==> flow/design.v <==
module dht11_reader (
  input rst_n,           
  input wire en,         
  input wire clk,        
  output reg [7:0] humidity,
  output reg [7:0] temperature,
  output wire data_ready
);
  reg [31:0] counter;    
  assign data_ready = 1'b0;
  always @(posedge clk or negedge rst_n) begin
    if (!rst_n) begin
      humidity <= 8'h28;
      temperature <= 8'h21;
      counter <= 0;
    end else if (en) begin
      counter <= counter + 1;
      if (counter >= 3_000_000) begin  
        counter <= 0;
        if (temperature < 35) begin
          temperature <= temperature + 1;
        end else begin
          temperature <= 30;
        end
        if (humidity < 45) begin
          humidity <= humidity + 1;
        end else begin
          humidity <= 40;
        end
      end
    end
  end
endmodule
module uart_tx(
  input  wire clk,               
  input  wire rst_n,             
  input  wire tx_start,          
  input  wire [7:0] tx_data,     
  output reg tx,                 
  output reg tx_done,            
  output reg tx_busy             
);
  parameter CLK_FREQ = 1_000_000;  
  parameter BAUD_RATE = 9600;
  localparam BIT_PERIOD = CLK_FREQ / BAUD_RATE;  
  reg [3:0] bit_index;      
  reg [15:0] clk_count;     
  reg [9:0] tx_shift_reg;   
  always @(posedge clk or negedge rst_n) begin
    if (!rst_n) begin
      tx <= 1;           
      tx_busy <= 0;
      bit_index <= 0;
      clk_count <= 0;
      tx_done <= 0;
    end else begin
      if (tx_start && !tx_busy) begin
        tx_shift_reg <= {1'b1, tx_data, 1'b0};  
        tx_busy <= 1'b1;
        bit_index <= 0;
        clk_count <= 0;
        tx_done <= 0;
      end
      if (tx_busy) begin
        if (clk_count < BIT_PERIOD - 1) begin
          clk_count <= clk_count + 1;
        end else begin
          clk_count <= 0;
          tx <= tx_shift_reg[bit_index];  
          bit_index <= bit_index + 1;
          if (bit_index == 9) begin
            tx_busy <= 1'b0;  
            tx_done <= 1;
          end
        end
      end
    end
  end
endmodule
module uart_rx (
  input wire clk,              
  input wire rst_n,            
  input wire rx,               
  output reg [7:0] data_out,   
  output reg rx_busy,          
  output reg done              
);
  parameter CLK_FREQ = 1_000_000;                  
  parameter BAUD_RATE = 9600;
  localparam BIT_PERIOD = CLK_FREQ / BAUD_RATE;    
  reg [9:0] rx_shift_reg;    
  reg [3:0] bit_index;       
  reg [15:0] clk_count;      
  always @(posedge clk or negedge rst_n) begin
    if (!rst_n) begin
      rx_busy <= 0;
      clk_count <= 0;
      bit_index <= 0;
      done <= 1'b0;  
    end else begin
      if (!rx_busy && !rx) begin
        rx_busy <= 1'b1;
        done <= 1'b0;
        clk_count <= BIT_PERIOD / 2;  
        bit_index <= 0;
      end
      if (rx_busy) begin
        if (clk_count < BIT_PERIOD - 1) begin
          clk_count <= clk_count + 1;
        end else begin
          clk_count <= 0;
          rx_shift_reg[bit_index] <= rx;  
          bit_index <= bit_index + 1;
          if (bit_index == 9) begin
            if (rx == 1'b1) begin  
              rx_busy <= 1'b0;
              done <= 1'b1;  
              data_out <= rx_shift_reg[8:1];  
            end else begin
              rx_busy <= 1'b0;  
              done <= 1'b0;
            end
          end
        end
      end else begin
        if (done) begin
          done <= 1'b0;  
        end
      end
    end
  end
endmodule
module uart_string(
  input wire clk_1Mhz,
  input wire rst_n,
  input wire [7: 0] temperature, 
  input wire [7: 0] humidity, 
  input wire rx,
  output wire tx,
  input wire en_tx,
  output reg tx_msg_done,
  input wire fan_state,
  input wire hum_state,
  output reg [7:0] chr_cmd,
  output reg [7:0] chr_val0,
  output reg [7:0] chr_val1,
  output reg       rx_msg_done   
);
  localparam SEND_INTERVAL = 1_000_000;  
  localparam IDLE = 2'b00, LOAD = 2'b01, TRANSMIT = 2'b10, DONE = 2'b11;
  wire tx_done, rx_done;
  reg [3:0] tx_index;   
  reg [7:0] tx_data;
  reg send_start;
  reg [31:0] timer_count;  
  wire tx_busy;
  reg [7:0] tx_msg [0:8];  
  reg [1:0] TX_STATE;
  always @(posedge clk_1Mhz or negedge rst_n) begin
    if (!rst_n) begin
      tx_msg[0] <= 8'h53;  
      tx_msg[1] <= 8'h3A;  
      tx_msg[2] <= 8'h30;  
      tx_msg[3] <= 8'h30;  
      tx_msg[4] <= 8'h30;  
      tx_msg[5] <= 8'h30;  
      tx_msg[6] <= 8'h30;  
      tx_msg[7] <= 8'h30;  
      tx_msg[8] <= 8'h2F;  
      tx_msg_done <= 1'b0;
      tx_index <= 0;
      send_start <= 1'b0;
      timer_count <= 0;
      TX_STATE <= IDLE;
    end else if (en_tx) begin
      case (TX_STATE)
        IDLE: begin
          tx_msg_done <= 1'b0;  
          if (!tx_busy) begin
            if (timer_count == SEND_INTERVAL) begin
              timer_count <= 0;
              TX_STATE <= LOAD;
            end else begin
              timer_count <= timer_count + 1;
            end
          end
        end
        LOAD: begin
          if (tx_index == 0) begin
            tx_msg[2] <= temperature / 10 + 8'h30;
            tx_msg[3] <= temperature % 10 + 8'h30;
            tx_msg[4] <= humidity / 10 + 8'h30;
            tx_msg[5] <= humidity % 10 + 8'h30;
            tx_msg[6] <= fan_state ? 8'h31 : 8'h30;  
            tx_msg[7] <= hum_state ? 8'h31 : 8'h30;  
          end
          tx_data <= tx_msg[tx_index];  
          send_start <= 1'b1;           
          TX_STATE <= TRANSMIT;
        end
        TRANSMIT: begin
          if (tx_done) begin
            send_start <= 1'b0;         
            if (tx_index < 8) begin
              tx_index <= tx_index + 1;
              TX_STATE <= LOAD;        
            end else begin
              tx_index <= 0;
              TX_STATE <= DONE;        
            end
          end
        end
        DONE: begin
          tx_msg_done <= 1'b1;          
          TX_STATE <= IDLE;            
        end
      endcase
    end
  end
  wire [7:0] rx_data;
  wire rx_busy;
  reg [5:0] RX_STATE;
  always @(posedge clk_1Mhz or negedge rst_n) begin
    if (!rst_n) begin
      RX_STATE <= 0;       
      rx_msg_done <= 1'b0;    
    end else if (!rx_busy && rx_done) begin
      case (RX_STATE)
        0: begin
          if (rx_data == 8'h41 || rx_data == 8'h42 || rx_data == 8'h43
              || rx_data == 8'h44 || rx_data == 8'h4C) begin
            RX_STATE <= 1;
            chr_cmd <= rx_data;
            rx_msg_done <= 1'b0;
          end else begin
            RX_STATE <= 0;  
          end
        end
        1: begin
          if ((rx_data >= 8'h30 && rx_data <= 8'h39) || rx_data == 8'h2D) begin  
            RX_STATE <= 2;
            chr_val0 <= rx_data;
          end
        end
        2: begin
          if (rx_data == 8'h3A) begin  
            RX_STATE <= 3;
          end
        end
        3: begin
          if (rx_data >= 8'h30 && rx_data <= 8'h39) begin  
            RX_STATE <= 4;
            chr_val1 <= rx_data;
          end
        end
        4: begin
          if (rx_data == 8'h0A || rx_data == 8'h2A || rx_data == 8'h2F) begin
            rx_msg_done <= 1'b1;
            RX_STATE <= 0;
          end
        end
      endcase
    end
    else if (rx_busy && !rx_done) begin
      rx_msg_done <= 1'b0;
    end
  end
  uart_tx uart_tx_inst(
    .clk(clk_1Mhz),
    .rst_n(rst_n),
    .tx_start(send_start),
    .tx_data(tx_data),
    .tx(tx),
    .tx_busy(tx_busy),
    .tx_done(tx_done)
  );
  uart_rx uart_rx_inst (
    .clk(clk_1Mhz),
    .rst_n(rst_n),
    .rx(rx),
    .data_out(rx_data),
    .rx_busy(rx_busy),
    .done(rx_done)
  );
endmodule
module i2c_writeframe(
    input       clk_1MHz,                
    input       rst_n,                   
    input       en_write,                
    input       start_frame,             
    input       stop_frame,              
    input [7:0] data,                    
    input       sda_in,                  
    output      sda_oe,                  
    output reg  scl,                     
    output      done,                    
    output reg  sda_en                   
);
    localparam  DELAY       = 10;        
    reg [20:0]  cnt;                     
    reg         cnt_clr;                 
    localparam  WaitEn      = 0,         
                PreStart    = 1,         
                Start       = 2,         
                AfterStart  = 3,         
                PreWrite    = 4,         
                WriteLow    = 5,         
                WriteHigh   = 6,         
                WriteDone   = 7,         
                WaitAck     = 8,         
                Ack1        = 9,         
                Ack2        = 10,        
                AckDone     = 11,        
                PreStop     = 12,        
                Stop        = 13,        
                Done        = 14;        
    reg [3:0]   state, next_state;
    reg [3:0]   bit_cnt;                 
    wire [2:0]  bit_idx = bit_cnt - 1'b1;    
    reg         sda_out;                 
    assign sda_oe = sda_en & ~sda_out;
    always @(posedge clk_1MHz, negedge rst_n) begin
        if (!rst_n)
            cnt <= 21'd0;
        else if (cnt_clr)
            cnt <= 21'd0;
        else
            cnt <= cnt + 1'b1;
    end
    always @(posedge clk_1MHz, negedge rst_n) begin
        if (!rst_n)
            state <= WaitEn;
        else
            state <= next_state;
    end
    always @(*) begin
        if (!rst_n)
            next_state = WaitEn;             
        else begin
            case (state)
                WaitEn:     next_state = en_write ? (start_frame ? PreStart : PreWrite) : WaitEn;
                PreStart:   next_state = (cnt == DELAY) ? Start : PreStart;
                Start:      next_state = (cnt == DELAY) ? AfterStart : Start;
                AfterStart: next_state = (cnt == DELAY) ? WriteLow : AfterStart;
                PreWrite:   next_state = (cnt == DELAY) ? WriteLow : PreWrite;
                WriteLow:   next_state = (cnt == DELAY) ? WriteHigh : WriteLow;
                WriteHigh:  next_state = (cnt == DELAY && bit_cnt == 4'd8) ? WriteDone : ((cnt == DELAY) ? WriteLow : WriteHigh);
                WriteDone:  next_state = (cnt == DELAY) ? WaitAck : WriteDone;
                WaitAck:    next_state = (sda_in == 1'b0) ? Ack1 : WaitAck;
                Ack1:       next_state = (cnt == DELAY) ? Ack2 : Ack1;
                Ack2:       next_state = (cnt == DELAY) ? AckDone : Ack2;
                AckDone:    next_state = (cnt == DELAY) ? (stop_frame ? PreStop : Done) : AckDone;
                PreStop:    next_state = (cnt == DELAY) ? Stop : PreStop;
                Stop:       next_state = (cnt == DELAY) ? Done : Stop;
                Done:       next_state = WaitEn;
                default:    next_state = WaitEn;
            endcase
        end
    end   
    always @(posedge clk_1MHz, negedge rst_n) begin
        if (!rst_n) begin                    
            sda_en  <= 1'b1;
            sda_out <= 1'b1;
            scl     <= 1'b1;
            cnt_clr <= 1'b1;
        end else begin
            case (state)
                WaitEn: begin
                    sda_en  <= 1'b1;         
                    cnt_clr <= 1'b1;         
                end
                PreStart: begin
                    sda_out <= 1'b1;                                 
                    scl     <= 1'b1;        
                    cnt_clr <= (cnt == DELAY-1) ? 1'b1 : 1'b0;       
                end
                Start: begin
                    sda_out <= 1'b0;                                 
                    cnt_clr <= (cnt == DELAY-1) ? 1'b1 : 1'b0;       
                end
                AfterStart: begin
                    scl     <= 1'b0;                                 
                    cnt_clr <= (cnt == DELAY-1) ? 1'b1 : 1'b0;       
                end
                PreWrite: begin
                    cnt_clr <= (cnt == DELAY-1) ? 1'b1 : 1'b0;       
                end
                WriteLow: begin
                    scl     <= 1'b0;                                 
                    sda_out <= data[3'd7-bit_idx];                   
                    cnt_clr <= (cnt == DELAY-1) ? 1'b1 : 1'b0;       
                end
                WriteHigh: begin
                    scl     <= 1'b1;                                 
                    cnt_clr <= (cnt == DELAY-1) ? 1'b1 : 1'b0;       
                end
                WriteDone: begin
                    scl     <= 1'b0;                                 
                    sda_en  <= 1'b0;                                 
                    cnt_clr <= (cnt == DELAY-1) ? 1'b1 : 1'b0;       
                end
                WaitAck: begin
                    cnt_clr <= 1'b1;                                 
                end
                Ack1: begin
                    scl     <= 1'b1;                                 
                    cnt_clr <= (cnt == DELAY-1) ? 1'b1 : 1'b0;       
                end
                Ack2: begin
                    scl     <= 1'b0;                                 
                    cnt_clr <= (cnt == DELAY-1) ? 1'b1 : 1'b0;       
                end
                AckDone: begin      
                    cnt_clr <= (cnt == DELAY-1) ? 1'b1 : 1'b0;       
                end
                PreStop: begin
                    scl     <= 1'b1;                                 
                    cnt_clr <= (cnt == DELAY-1) ? 1'b1 : 1'b0;       
                end   
                Stop: begin
                    sda_en  <= 1'b1;                                 
                    sda_out <= 1'b1;                                 
                    cnt_clr <= (cnt == DELAY-1) ? 1'b1 : 1'b0;       
                end
                Done: begin
                    cnt_clr <= 1'b1;                                 
                end
            endcase
        end
    end
    always @(posedge clk_1MHz, negedge rst_n) begin
        if (!rst_n)
            bit_cnt <= 4'd0;
        else begin
            case (state)
                WriteLow:   bit_cnt <= (cnt == 1'b0) ? bit_cnt + 1'b1 : bit_cnt;     
                WaitEn:     bit_cnt <= 4'd0;
                Done:       bit_cnt <= 4'd0;
                default:    bit_cnt <= bit_cnt;
            endcase
        end
    end
    assign done = (state == Done);
endmodule
module lcd_write_cmd_data(
    input       clk_1MHz,                    
    input       rst_n,                       
    input [7:0] data,                        
    input       cmd_data,                    
    input       ena,                         
    input [6:0] i2c_addr,                    
    input       sda_in,                      
    output      sda_oe,                      
    output      scl,                         
    output      done,                        
    output      sda_en
);
    localparam  DELAY               = 50;    
    reg [20:0]  cnt;                         
    reg         cnt_clr;                     
    localparam  WaitEn              = 0,     
                Write_Addr          = 1,     
                Wait_AddrDone       = 2,     
                Write_HighNibble1   = 3,     
                Wait_High1Done      = 4,     
                Delay_CMD1          = 5,     
                Write_HighNibble2   = 6,     
                Wait_High2Done      = 7,     
                Write_LowNibble1    = 8,     
                Wait_Low1Done       = 9,     
                Delay_CMD2          = 10,    
                Write_LowNibble2    = 11,    
                Wait_Low2Done       = 12,    
                Done                = 13;    
    reg [3:0]   state, next_state;
    reg         en_write;                    
    wire        en_i2cwrite = en_write;
    wire        i2c_done;                    
    reg [7:0]   i2c_data;                    
    reg         start_frame;                 
    reg         stop_frame;                  
    always @(posedge clk_1MHz, negedge rst_n) begin
        if (!rst_n)
            cnt <= 21'd0;
        else if (cnt_clr)
            cnt <= 21'd0;
        else
            cnt <= cnt + 1'b1;
    end
    always @(posedge clk_1MHz, negedge rst_n) begin
        if (!rst_n)
            state <= WaitEn;
        else
            state <= next_state;
    end
    always @(*) begin
        if (!rst_n)
            next_state = WaitEn;                 
        else begin
            case (state)
                WaitEn:             next_state = ena ? Write_Addr : WaitEn;
                Write_Addr:         next_state = Wait_AddrDone;
                Wait_AddrDone:      next_state = i2c_done ? Write_HighNibble1 : Wait_AddrDone;
                Write_HighNibble1:  next_state = Wait_High1Done;
                Wait_High1Done:     next_state = i2c_done ? Delay_CMD1 : Wait_High1Done;
                Delay_CMD1:         next_state = (cnt == DELAY) ? Write_HighNibble2 : Delay_CMD1;
                Write_HighNibble2:  next_state = Wait_High2Done;
                Wait_High2Done:     next_state = i2c_done ? Write_LowNibble1 : Wait_High2Done;
                Write_LowNibble1:   next_state = Wait_Low1Done;
                Wait_Low1Done:      next_state = i2c_done ? Delay_CMD2 : Wait_Low1Done;
                Delay_CMD2:         next_state = (cnt == DELAY) ? Write_LowNibble2 : Delay_CMD2;
                Write_LowNibble2:   next_state = Wait_Low2Done;
                Wait_Low2Done:      next_state = i2c_done ? Done : Wait_Low2Done;
                Done:               next_state = WaitEn;
                default:            next_state = WaitEn;
            endcase
        end
    end
    always @(posedge clk_1MHz, negedge rst_n) begin
        if (!rst_n) begin                    
            i2c_data <= 8'd0;
            en_write <= 1'b0;
            cnt_clr  <= 1'b1;
        end else begin
            case (state)
                WaitEn: begin
                    i2c_data    <= 8'd0;
                    en_write    <= 1'b0;
                    cnt_clr     <= 1'b1;
                end
                Write_Addr: begin
                    start_frame <= 1'b1;                 
                    stop_frame  <= 1'b0;
                    i2c_data    <= {i2c_addr, 1'b0};     
                    en_write    <= 1'b1;                 
                end
                Wait_AddrDone: begin
                    en_write    <= 1'b0;                 
                end
                Write_HighNibble1: begin
                    start_frame <= 1'b0;
                    stop_frame  <= 1'b0;
                    i2c_data    <= (data & 8'hF0) | 8'h0C | cmd_data;
                    en_write    <= 1'b1;                 
                end
                Wait_High1Done: begin
                    en_write    <= 1'b0;                 
                end
                Delay_CMD1: begin
                    cnt_clr     <= 1'b0;                 
                end
                Write_HighNibble2: begin
                    start_frame <= 1'b0;
                    stop_frame  <= 1'b0;
                    i2c_data    <= ((data & 8'hF0) | 8'h0C | cmd_data) & 8'hFB;
                    en_write    <= 1'b1;                 
                    cnt_clr     <= 1'b1;                 
                end
                Wait_High2Done: begin
                    en_write    <= 1'b0;                 
                end
                Write_LowNibble1: begin              
                    start_frame <= 1'b0;
                    stop_frame  <= 1'b0;
                    i2c_data    <= ((data & 8'h0F) << 4) | 8'h0C | cmd_data;
                    en_write    <= 1'b1;                
                end
                Wait_Low1Done: begin
                    en_write    <= 1'b0;                 
                end
                Delay_CMD2: begin
                    cnt_clr     <= 1'b0;                 
                end
                Write_LowNibble2: begin
                    start_frame <= 1'b0;
                    stop_frame  <= 1'b1;                 
                    i2c_data    <= (((data & 8'h0F) << 4) | 8'h0C | cmd_data) & 8'hFB;
                    en_write    <= 1'b1;                 
                    cnt_clr     <= 1'b1;                 
                end
                Wait_Low2Done: begin
                    en_write    <= 1'b0;                 
                end
            endcase
        end
    end
    assign done = (state == Done);
    i2c_writeframe i2c_writframe_inst(
        .clk_1MHz   (clk_1MHz),
        .rst_n      (rst_n),
        .en_write   (en_i2cwrite),
        .start_frame(start_frame),
        .stop_frame (stop_frame),
        .data       (i2c_data),
        .sda_in     (sda_in),
        .sda_oe     (sda_oe),
        .scl        (scl),
        .done       (i2c_done),
        .sda_en     (sda_en)
    );
endmodule
module lcd_display(
    input           clk_1MHz,                
    input           rst_n,                   
    input           ena,                     
    input           done_write,              
    input  [127:0]  row1,                    
    input  [127:0]  row2,                    
    output reg[7:0] data,                    
    output          cmd_data,                
    output reg      ena_write,               
    output          busy                     
);
    localparam  DELAY           = 50;        
    localparam  WaitEn          = 0,
                Write           = 1,
                WaitWrite       = 2,
                WaitDelay       = 3,
                Done            = 4;
    reg [2:0]   state, next_state;          
    reg [20:0]  cnt;                         
    reg         cnt_clr;                     
    wire [7:0]  cmd_data_array [0:39];
    assign cmd_data_array[0]    = 8'h02;     
    assign cmd_data_array[1]    = 8'h28;     
    assign cmd_data_array[2]    = 8'h0C;     
    assign cmd_data_array[3]    = 8'h06;     
    assign cmd_data_array[4]    = 8'h01;     
    assign cmd_data_array[5]    = 8'h80;     
    assign cmd_data_array[22]   = 8'hC0;     
    assign cmd_data_array[39]   = 8'h00;     
    generate
        genvar i;
        for (i = 1; i < 17; i=i+1) begin: for_name
            assign cmd_data_array[22-i] = row1[(i*8)-1:i*8-8];       
            assign cmd_data_array[39-i] = row2[(i*8)-1:i*8-8];       
        end
    endgenerate
    reg [5:0]   ptr;                         
    assign cmd_data = (ptr <= 6'd6 || ptr == 6'd23) ? 1'b0 : 1'b1;   
    assign busy = ~(state == WaitEn);
    always @(posedge clk_1MHz, negedge rst_n) begin
        if (!rst_n)
            cnt <= 21'd0;
        else if (cnt_clr)
            cnt <= 21'd0;
        else 
            cnt <= cnt + 1'b1;
    end
    always @(posedge clk_1MHz, negedge rst_n) begin
        if (!rst_n)
            state <= WaitEn;
        else
            state <= next_state;
    end
    always @(*) begin
        if (!rst_n)
            next_state = WaitEn;
        else begin
            case (state)
                WaitEn:     next_state = ena ? Write : WaitEn;
                Write:      next_state = WaitWrite;
                WaitWrite:  next_state = done_write ? WaitDelay : WaitWrite;
                WaitDelay:  next_state = (ptr == 6'd39) ? Done : ((cnt == DELAY) ? Write : WaitDelay);
                Done:       next_state = WaitEn;
                default:    next_state = WaitEn;
            endcase
        end
    end
    always @(posedge clk_1MHz, negedge rst_n) begin
        if (!rst_n) begin
            cnt_clr    <= 1'b1;
            ena_write  <= 1'b0;            
        end else begin
            case (state)
                WaitEn: begin
                    cnt_clr    <= 1'b1;                  
                    ena_write  <= 1'b0;                  
                end
                Write: begin
                    cnt_clr    <= 1'b1;                  
                    data       <= cmd_data_array[ptr];   
                    ena_write  <= 1'b1;                  
                end
                WaitWrite: begin
                    ena_write  <= 1'b0;                  
                end
                WaitDelay: begin
                    cnt_clr    <= 1'b0;
                end
            endcase
        end
    end
    always @(posedge clk_1MHz, negedge rst_n) begin
        if (!rst_n)
            ptr <= 6'd0;
        else if (state == WaitEn)
            ptr <= 6'd0;
        else if (state == Write)
            ptr <= ptr + 1'b1;
        else
            ptr <= ptr;
    end
endmodule
module lcd_16x2(
  input           clk_1MHz,
  input           rst_n,
  input           lcd_ena,
  input [127:0]   row1,
  input [127:0]   row2,
  output          busy,
  output          scl,
  input           sda_in,
  output          sda_oe,
  output          lcd_done
);
  localparam      i2c_addr = 7'h27;
  wire [7:0]      data;
  wire            cmd_data;
  wire            ena_write;
  lcd_display lcd_display_inst(
    .clk_1MHz           (clk_1MHz),
    .rst_n              (rst_n),
    .ena                (lcd_ena),
    .done_write         (lcd_done),
    .row1               (row1),
    .row2               (row2),
    .data               (data),
    .cmd_data           (cmd_data),
    .ena_write          (ena_write),
    .busy               (busy)
  );
  lcd_write_cmd_data lcd_write_cmd_data_inst(
    .clk_1MHz           (clk_1MHz),
    .rst_n              (rst_n),
    .data               (data),
    .cmd_data           (cmd_data),
    .ena                (ena_write),
    .i2c_addr           (i2c_addr),
    .sda_in             (sda_in),
    .sda_oe             (sda_oe),
    .scl                (scl),
    .done               (lcd_done)
  );
endmodule
module logic_controller(
  input   wire            clk,        
  input   wire            rst_n,
  input   wire  [7: 0]    temperature,
  input   wire  [7: 0]    humidity,
  output  reg             dht_en,
  input   wire            dht_data_ready,
  input   wire  [7:0]     chr_cmd,
  input   wire  [7:0]     chr_val0,
  input   wire  [7:0]     chr_val1,
  input   wire            rx_msg_done,
  input   wire            tx_msg_done,
  output  reg             en_tx,
  output  reg             lcd_en,    
  input   wire            lcd_done,  
  output  reg   [127:0]   lcd_row1,  
  output  reg   [127:0]   lcd_row2,  
  output  reg             led_fan,       
  output  reg             led_hum       
);
  localparam INTERVAL = 500_000;  
  integer interval_counter;
  reg [6:0] max_temp, min_temp, min_hum, max_hum;  
  reg [7:0] temp_tens, temp_units, humi_tens, humi_units;
  reg tick;  
  reg rx_msg_done_reg;
  always @(posedge clk or negedge rst_n) begin
    if (!rst_n) begin
      tick <= 1'b0;
      rx_msg_done_reg <= 1'b0;
      interval_counter <= 0;
      en_tx <= 1'b0;
      temp_tens <= 8'h00;
      temp_units <= 8'h00;
      humi_tens <= 8'h00;
      humi_units <= 8'h00;
      max_temp <= 34;  
      min_temp <= 1;  
      min_hum <= 42;  
      max_hum <= 63;  
      dht_en <= 1'b0;
      lcd_row1 <= "  Cold Storage  ";
      lcd_row2 <= "     Welcome    ";
      lcd_en <= 1'b1;
      led_fan <= 1'b0;
      led_hum <= 1'b0;
    end else begin
      if (lcd_done && lcd_en) begin
        lcd_en <= 1'b0;
      end
      if (interval_counter == INTERVAL) begin
        interval_counter <= 0;
        tick <= ~tick;
        if (tick) begin
          if (!dht_en) begin
            dht_en <= 1'b1;
          end
          en_tx <= 1'b1;
          update_leds();
          update_lcd();
        end else begin
          dht_en <= 1'b0;
        end
      end else begin
        interval_counter <= interval_counter + 1;
      end
      if (rx_msg_done && !rx_msg_done_reg) begin
        rx_msg_done_reg <= 1'b1;
        update_settings();
        if (chr_cmd != 8'h4C) begin  
          update_leds();
        end
      end else if (!rx_msg_done) begin
        rx_msg_done_reg <= 1'b0;
      end
      if (dht_en && dht_data_ready) begin
        dht_en <= 1'b0;
      end
      if (en_tx && tx_msg_done) begin
        en_tx <= 1'b0;
      end
    end
  end
  task update_settings;
    begin
      if (chr_cmd == 8'h4C) begin  
        led_fan <= (chr_val0 == 8'h31);  
        led_hum <= (chr_val1 == 8'h31);  
      end else if (chr_cmd == 8'h41) begin  
        if (chr_val0 == 8'h2D) begin  
          max_temp <= -1 * ((chr_val1 - 8'h30) * 10);
        end else begin
          max_temp <= ((chr_val0 - 8'h30) * 10) + (chr_val1 - 8'h30);
        end
      end else if (chr_cmd == 8'h42) begin  
        if (chr_val0 == 8'h2D) begin  
          min_temp <= -1 * ((chr_val1 - 8'h30) * 10);
        end else begin
          min_temp <= ((chr_val0 - 8'h30) * 10) + (chr_val1 - 8'h30);
        end
      end else if (chr_cmd == 8'h43) begin  
        if (chr_val0 == 8'h2D) begin  
          max_hum <= -1 * ((chr_val1 - 8'h30) * 10);
        end else begin
          max_hum <= ((chr_val0 - 8'h30) * 10) + (chr_val1 - 8'h30);
        end
      end else if (chr_cmd == 8'h44) begin  
        if (chr_val0 == 8'h2D) begin  
          min_hum <= -1 * ((chr_val1 - 8'h30) * 10);
        end else begin
          min_hum <= ((chr_val0 - 8'h30) * 10) + (chr_val1 - 8'h30);
        end
      end
      uart_rx_to_lcd();
    end
  endtask
  task update_leds;
    begin
      if (temperature > max_temp) begin
        led_fan <= 1'b1;  
      end else if (temperature < min_temp) begin
        led_fan <= 1'b0;  
      end else begin
        led_fan <= 1'b0;  
      end
      if (humidity < max_hum) begin
        led_hum <= 1'b1;  
      end else if (humidity > min_hum) begin
        led_hum <= 1'b0;  
      end else begin
        led_hum <= 1'b0;  
      end
    end
  endtask
  task update_lcd;
    begin
      temp_tens <= (temperature / 10) + 8'h30;   
      temp_units <= (temperature % 10) + 8'h30;  
      humi_tens <= (humidity / 10) + 8'h30;    
      humi_units <= (humidity % 10) + 8'h30;   
      if (temperature < 10) begin
        lcd_row1 <= { "Temp: 0", temp_units, " C      " };  
      end else begin
        lcd_row1 <= { "Temp: ", temp_tens, temp_units, " C      " };  
      end
      if (humidity < 10) begin
        lcd_row2 <= { "Humi: 0", humi_units, "%       " };   
      end else begin
        lcd_row2 <= { "Humi: ", humi_tens, humi_units, "%       " };   
      end
      lcd_en <= 1'b1;
    end
  endtask
  task uart_rx_to_lcd;
    begin
      lcd_row1 <= {"RX: ", chr_cmd, chr_val0, chr_val1, "         "};
      lcd_row2 <= {"Tem:", temp_tens, temp_units, "C Hum:", humi_tens, humi_units, "% "};
      interval_counter <= 0;  
      lcd_en <= 1'b1;
    end
  endtask
endmodule
module top_coldstorage(
  input         clk,           
  input         rst_n,         
  output        led_fan,       
  output        led_hum,       
  input         sda_lcd_in,
  output        sda_lcd_oe,
  output        scl_lcd,
  input         rx,
  output        tx
);
  wire clk_1MHz = clk;
  wire [127:0] lcd_row1, lcd_row2;
  wire lcd_en, lcd_done;
  wire [7:0] temperature, humidity;
  wire dht_en, dht_data_ready;
  wire [7:0] chr_cmd, chr_val0, chr_val1;
  wire rx_msg_done, en_tx, tx_msg_done;
  logic_controller logic_controller_inst(
    .clk(clk_1MHz),
    .rst_n(rst_n),
    .temperature(temperature),
    .humidity(humidity),
    .dht_en(dht_en),
    .dht_data_ready(dht_data_ready),
    .chr_cmd(chr_cmd),
    .chr_val0(chr_val0),
    .chr_val1(chr_val1),
    .en_tx(en_tx),
    .rx_msg_done(rx_msg_done),
    .tx_msg_done(tx_msg_done),
    .lcd_en(lcd_en),
    .lcd_done(lcd_done),
    .lcd_row1(lcd_row1),
    .lcd_row2(lcd_row2),
    .led_fan(led_fan),
    .led_hum(led_hum)
  );
  dht11_reader dht11_reader_inst(
    .clk(clk_1MHz),
    .rst_n(rst_n),
    .en(dht_en),
    .temperature(temperature),
    .humidity(humidity),
    .data_ready(dht_data_ready)
  );
  uart_string uart_string_inst(
    .clk_1Mhz(clk_1MHz),
    .rst_n(rst_n),
    .temperature(temperature),
    .humidity(humidity),
    .en_tx(en_tx),
    .tx_msg_done(tx_msg_done),
    .tx(tx),
    .rx(rx),
    .fan_state(led_fan),
    .hum_state(led_hum),
    .chr_cmd(chr_cmd),
    .chr_val0(chr_val0),
    .chr_val1(chr_val1),
    .rx_msg_done(rx_msg_done)
  );
  lcd_16x2 lcd_16x2_inst(
    .clk_1MHz(clk_1MHz),
    .rst_n(rst_n),
    .lcd_ena(lcd_en),
    .row1(lcd_row1),
    .row2(lcd_row2),
    .lcd_done(lcd_done),
    .sda_in(sda_lcd_in),
    .sda_oe(sda_lcd_oe),
    .scl(scl_lcd)
  );  
endmodule
# From RTL to reports: top_coldstorage
# The steps from the RTL of top_coldstorage to its reports follow in flow order.
# Line numbers count from 1 in the design file above.
# Library cell names are shortened.
# A cell with - has no value.
[setup]
top = "top_coldstorage"
clock = "clk"
library = "sky130hd"
lib_corner = "tt_025C_1v80"

# Word level
# Counts by Yosys on the flattened word-level netlist (proc, flatten, opt, wreduce). Print and check cells are left out.
[bits]
register_bits = 697
inputBits = 4
[classes]
addsub = 25
mul = 3
div_mod_pow = 4
cmp = 13
equal = 123
n_shift = 4
muxes = 146
logic = 14
n_reduce_logical = 95
[ops]
columns = ["operator", "n"]
rows = [
  ["32-bit by 31-bit multiplier with 6-bit output (first input constant)", 1],
  ["128-bit two-way mux", 6],
  ["8-bit parallel mux with 40-bit select", 1],
  ["8-bit by 4-bit divider with 32-bit output (second input constant)", 2],
  ["8-bit by 4-bit remainder unit with 32-bit output (second input constant)", 2],
  ["80-bit two-way mux", 2],
  ["32-bit two-way mux", 4],
  ["32-bit by 3-bit multiplier with 31-bit output (second input constant)", 1],
  ["32-bit by 3-bit multiplier with 6-bit output (second input constant)", 1],
  ["6-bit by 5-bit == test with 1-bit output (second input constant)", 16],
  ["16-bit two-way mux", 6],
  ["8-bit by 7-bit == test with 1-bit output (second input constant)", 9],
  ["8-bit parallel mux with 9-bit select", 1],
  ["4-bit == test (second input constant)", 17],
  ["32-bit by 1-bit adder with 32-bit output (second input constant)", 2],
  ["32-bit by 20-bit == test with 1-bit output (second input constant)", 2],
  ["21-bit by 1-bit adder with 21-bit output (second input constant)", 3],
  ["21-bit two-way mux", 3],
  ["1-bit two-way mux", 62],
  ["4-bit two-way mux", 15],
  ["8-bit by 6-bit == test with 1-bit output (second input constant)", 7],
  ["4-bit parallel mux with 14-bit select", 1],
  ["4-bit parallel mux with 13-bit select", 1],
  ["4-bit by 3-bit == test with 1-bit output (second input constant)", 12],
  ["6-bit by 4-bit == test with 1-bit output (second input constant)", 8],
  ["6-bit == test (second input constant)", 8],
  ["8-bit parallel mux with 6-bit select", 1],
  ["21-bit by 4-bit == test with 1-bit output (second input constant)", 2],
]
# Other operator kinds: 82; their cells: 231.

# Logic depth
# Depth = most cells in a row (Yosys ltp): at word level without a register or memory, in the mapped netlist without a sequential cell, where the memories' decode and read muxes count.
[logic_depth]
depth_word = 8
ABC_AREA = 1
ltp_mapped = 35
mapped_depth_nobuf = 35

# Synthesis result
# Source: synth_stat.txt of the flow (Yosys; design flattened, memories mapped). It holds for the ABC_AREA given above (unset counts as 0); a run with the other value may have another netlist.
# The area totals of this step are shown rounded.
[types]
columns = ["cell", "n"]
rows = [
  ["dfrtp_1", 396],
  ["inv_1", 561],
  ["edfxtp_1", 66],
  ["nand2_1", 518],
  ["dfstp_2", 62],
  ["nor2_1", 374],
  ["ha_1", 84],
  ["o21ai_0", 200],
  ["nand3_1", 171],
  ["a21oi_1", 140],
  ["nor3_1", 108],
  ["xor2_1", 50],
  ["o22ai_1", 66],
  ["nor4_1", 58],
  ["nand4_1", 57],
  ["clkbuf_1", 48],
  ["a221oi_1", 17],
  ["xnor2_1", 17],
]
# Not listed: further types 48, cells in them 221.
[mapped]
mapped_cells = 3214
yosys_area_um2 = 27000
ffs = 524

# Timing after synthesis
# OpenSTA on the mapped netlist: ideal clock, no wires. The path of least setup slack (recovery checks aside). Input and output delay are each 20% of the period. Register names are those of the netlist, which keeps one name where synthesis merged equal registers.
[synth_path]
path_type = "register to register"
startpoint = "reg uart_string_inst.chr_val1[1]"
endpoint = "reg logic_controller_inst.max_hum[6]"
tclk_ns = 10.0
setup_time_ns = 0.125
launch_ns = 0.000
arrival_time_ns = 3.978
t_required_ns = 9.875
slack_ns = 5.897
delay_ns = 4.103
path_stages = 17
period_less_setup_slack_ns = 4.103
# "delay_ns" = arrival - input delay + setup time.
# "path_stages": output pins that drive a net of the path, with the launching flip-flop's if there is one; two outputs of one cell count as two.
# "period_less_setup_slack_ns" is the clock period less the worst setup slack; recovery checks do not enter. This is arithmetic on one report: input and output delays are still those of the set period (20% each).
# Between the ends stands the longest chain of elaborated cells between them, by number of cells; it is not shown to be the way that was timed. Of several equally long chains one is given.
# Each line given opens the expression or statement behind the cell; cells for indexed reads and writes are added by Yosys, which also makes memories of some case tables.
[synth_between]
cell_sequence = "edfxtp_1 ha_1 ha_1 inv_1 fa_1 inv_1 ha_1 ha_1 fa_1 fa_1 xnor2_1 xor2_1 xnor2_1 a21oi_1 o21ai_0 o21ai_0 mux2_2"
elab_chain_len = 4
cells_between = 5
classes_between = "2 x add/sub; 2 x mul; 1 x mux"
[synth_rtl]
columns = ["item", "line", "rtl"]
rows = [
  ["from (decl)", 146, "output reg [7:0] chr_val1,"],
  ["from (assign)", 253, "chr_val1 <= rx_data;"],
  ["8-bit by 6-bit subtractor with 9-bit output", 848, "max_hum <= -1 * ((chr_val1 - 8'h30) * 10);"],
  ["32-bit by 3-bit multiplier with 31-bit output", 848, ""],
  ["32-bit by 31-bit multiplier with 6-bit output", 848, ""],
  ["7-bit two-way mux", 847, "if (chr_val0 == 8'h2D) begin"],
  ["to (assign)", 785, "max_hum <= 63;"],
  ["to (decl)", 768, "reg [6:0] max_temp, min_temp, min_hum, max_hum;"],
]

# Timing after layout
# Path of least setup slack in the final report of record 1 (OpenROAD, finished layout, wires in). Where an end is a register, its clock arrival counts in the times.
[layout_path]
path_type = "register to register"
startpoint = "reg uart_string_inst.chr_val1[1]"
endpoint = "reg logic_controller_inst.max_hum[6]"
tclk_ns = 10.0
setup_time_ns = 0.11
launch_ns = 0.62
arrival_time_ns = 4.89
t_required_ns = 10.51
slack_ns = 5.62
path_stages = 17
# Between the ends stands the longest chain of elaborated cells between them, by number of cells; it is not shown to be the way that was timed. Of several equally long chains one is given.
[layout_between]
cell_sequence = "edfxtp_1 ha_1 ha_1 inv_1 fa_1 inv_1 ha_1 ha_1 fa_1 fa_1 xnor2_1 xor2_1 xnor2_1 a21oi_1 o21ai_0 o21ai_0 mux2_2"
elab_chain_len = 4
cells_between = 5
classes_between = "2 x add/sub; 2 x mul; 1 x mux"
[layout_rtl]
columns = ["item", "line", "rtl"]
rows = [
  ["from (decl)", 146, "output reg [7:0] chr_val1,"],
  ["from (assign)", 253, "chr_val1 <= rx_data;"],
  ["8-bit by 6-bit subtractor with 9-bit output", 848, "max_hum <= -1 * ((chr_val1 - 8'h30) * 10);"],
  ["32-bit by 3-bit multiplier with 31-bit output", 848, ""],
  ["32-bit by 31-bit multiplier with 6-bit output", 848, ""],
  ["7-bit two-way mux", 847, "if (chr_val0 == 8'h2D) begin"],
  ["to (assign)", 785, "max_hum <= 63;"],
  ["to (decl)", 768, "reg [6:0] max_temp, min_temp, min_hum, max_hum;"],
]

# Measured results for top_coldstorage: 4 stored runs of the Yosys and OpenROAD flow on sky130hd. The settings differ; the order carries no meaning. The constraints put input and output delay at 20% of the set period each and load the outputs with 0.01 pF.
# "achievedPeriod_ns" is the run's clock period less its worst setup slack. It is reckoned from that one timing run; input and output delays stay at 20% of the period that was set.
# "worstPathTime_ns" is the time allowed to the run's worst setup path (the clock period less input and output delay, where it has them) less its slack. Clock arrival times count: a late capture clock shortens it, a late launch clock lengthens it.
# "final_power_mw" is the tool's figure for a default switching activity; nothing was simulated.
# The results are shown rounded.

[[run]]
name = "record 1"
[run.settings]
ABC_AREA = 1
CELL_PAD_IN_SITES_DETAIL_PLACEMENT = 1
CORE_ASPECT_RATIO = 1.24
PLACE_DENSITY_LB_ADDON = 0.02
SETUP_SLACK_MARGIN = 1.47
SLEW_MARGIN = 30
period_ns = 10.0
CAP_MARGIN = 20
CORE_MARGIN = 2
CORE_UTILIZATION = 40
[run.results]
worstSetupSlack_ns = 5.62
yosys.chip_area_um2 = 27000
final_stdcell_area_um2 = 30200
util_frac = 0.45
hold_ws_ns = 0.408
final_power_mw = 5.34
total_negative_slack_ns = 0.000
achievedPeriod_ns = 4.380
worstPathTime_ns = 4.38
worstPathKind = "register to register"
die_footprint_um2 = 69600

[[run]]
name = "record 2"
[run.settings]
ABC_AREA = 1
CORE_ASPECT_RATIO = 0.73
CORE_MARGIN = 8
CORE_UTILIZATION = 48
CTS_CLUSTER_DIAMETER = 216
GPL_ROUTABILITY_DRIVEN = 0
GPL_TIMING_DRIVEN = 0
PLACE_DENSITY = 0.57
SETUP_SLACK_MARGIN = 0.64
period_ns = 8.63
CAP_MARGIN = 20
SLEW_MARGIN = 20
[run.results]
worstSetupSlack_ns = 3.60
yosys.chip_area_um2 = 27000
final_stdcell_area_um2 = 30000
util_frac = 0.538
hold_ws_ns = 0.388
final_power_mw = 5.99
total_negative_slack_ns = 0.000
achievedPeriod_ns = 5.027
worstPathTime_ns = 3.30
worstPathKind = "input to register"
die_footprint_um2 = 64200

[[run]]
name = "record 3"
[run.settings]
ABC_AREA = 1
CORE_ASPECT_RATIO = 0.73
CORE_MARGIN = 5
CORE_UTILIZATION = 48
CTS_CLUSTER_DIAMETER = 216
GPL_ROUTABILITY_DRIVEN = 1
GPL_TIMING_DRIVEN = 1
PLACE_DENSITY_LB_ADDON = 0.26
SETUP_SLACK_MARGIN = 0.64
period_ns = 8.75
CAP_MARGIN = 20
SLEW_MARGIN = 20
[run.results]
worstSetupSlack_ns = 4.35
yosys.chip_area_um2 = 27000
final_stdcell_area_um2 = 29700
util_frac = 0.532
hold_ws_ns = 0.404
final_power_mw = 5.79
total_negative_slack_ns = 0.000
achievedPeriod_ns = 4.400
worstPathTime_ns = 4.40
worstPathKind = "register to register"
die_footprint_um2 = 61100

[[run]]
name = "record 4"
[run.settings]
ABC_AREA = 1
CELL_PAD_IN_SITES_DETAIL_PLACEMENT = 0
CORE_ASPECT_RATIO = 1.24
CTS_CLUSTER_DIAMETER = 181
GPL_TIMING_DRIVEN = 0
HOLD_SLACK_MARGIN = 0.05
SETUP_SLACK_MARGIN = 1.47
SLEW_MARGIN = 30
period_ns = 5.69
CAP_MARGIN = 20
CORE_MARGIN = 2
CORE_UTILIZATION = 40
[run.results]
worstSetupSlack_ns = 1.53
yosys.chip_area_um2 = 27000
final_stdcell_area_um2 = 30800
util_frac = 0.458
hold_ws_ns = 0.423
final_power_mw = 9.43
total_negative_slack_ns = 0.000
achievedPeriod_ns = 4.157
worstPathTime_ns = 4.16
worstPathKind = "register to register"
die_footprint_um2 = 69600
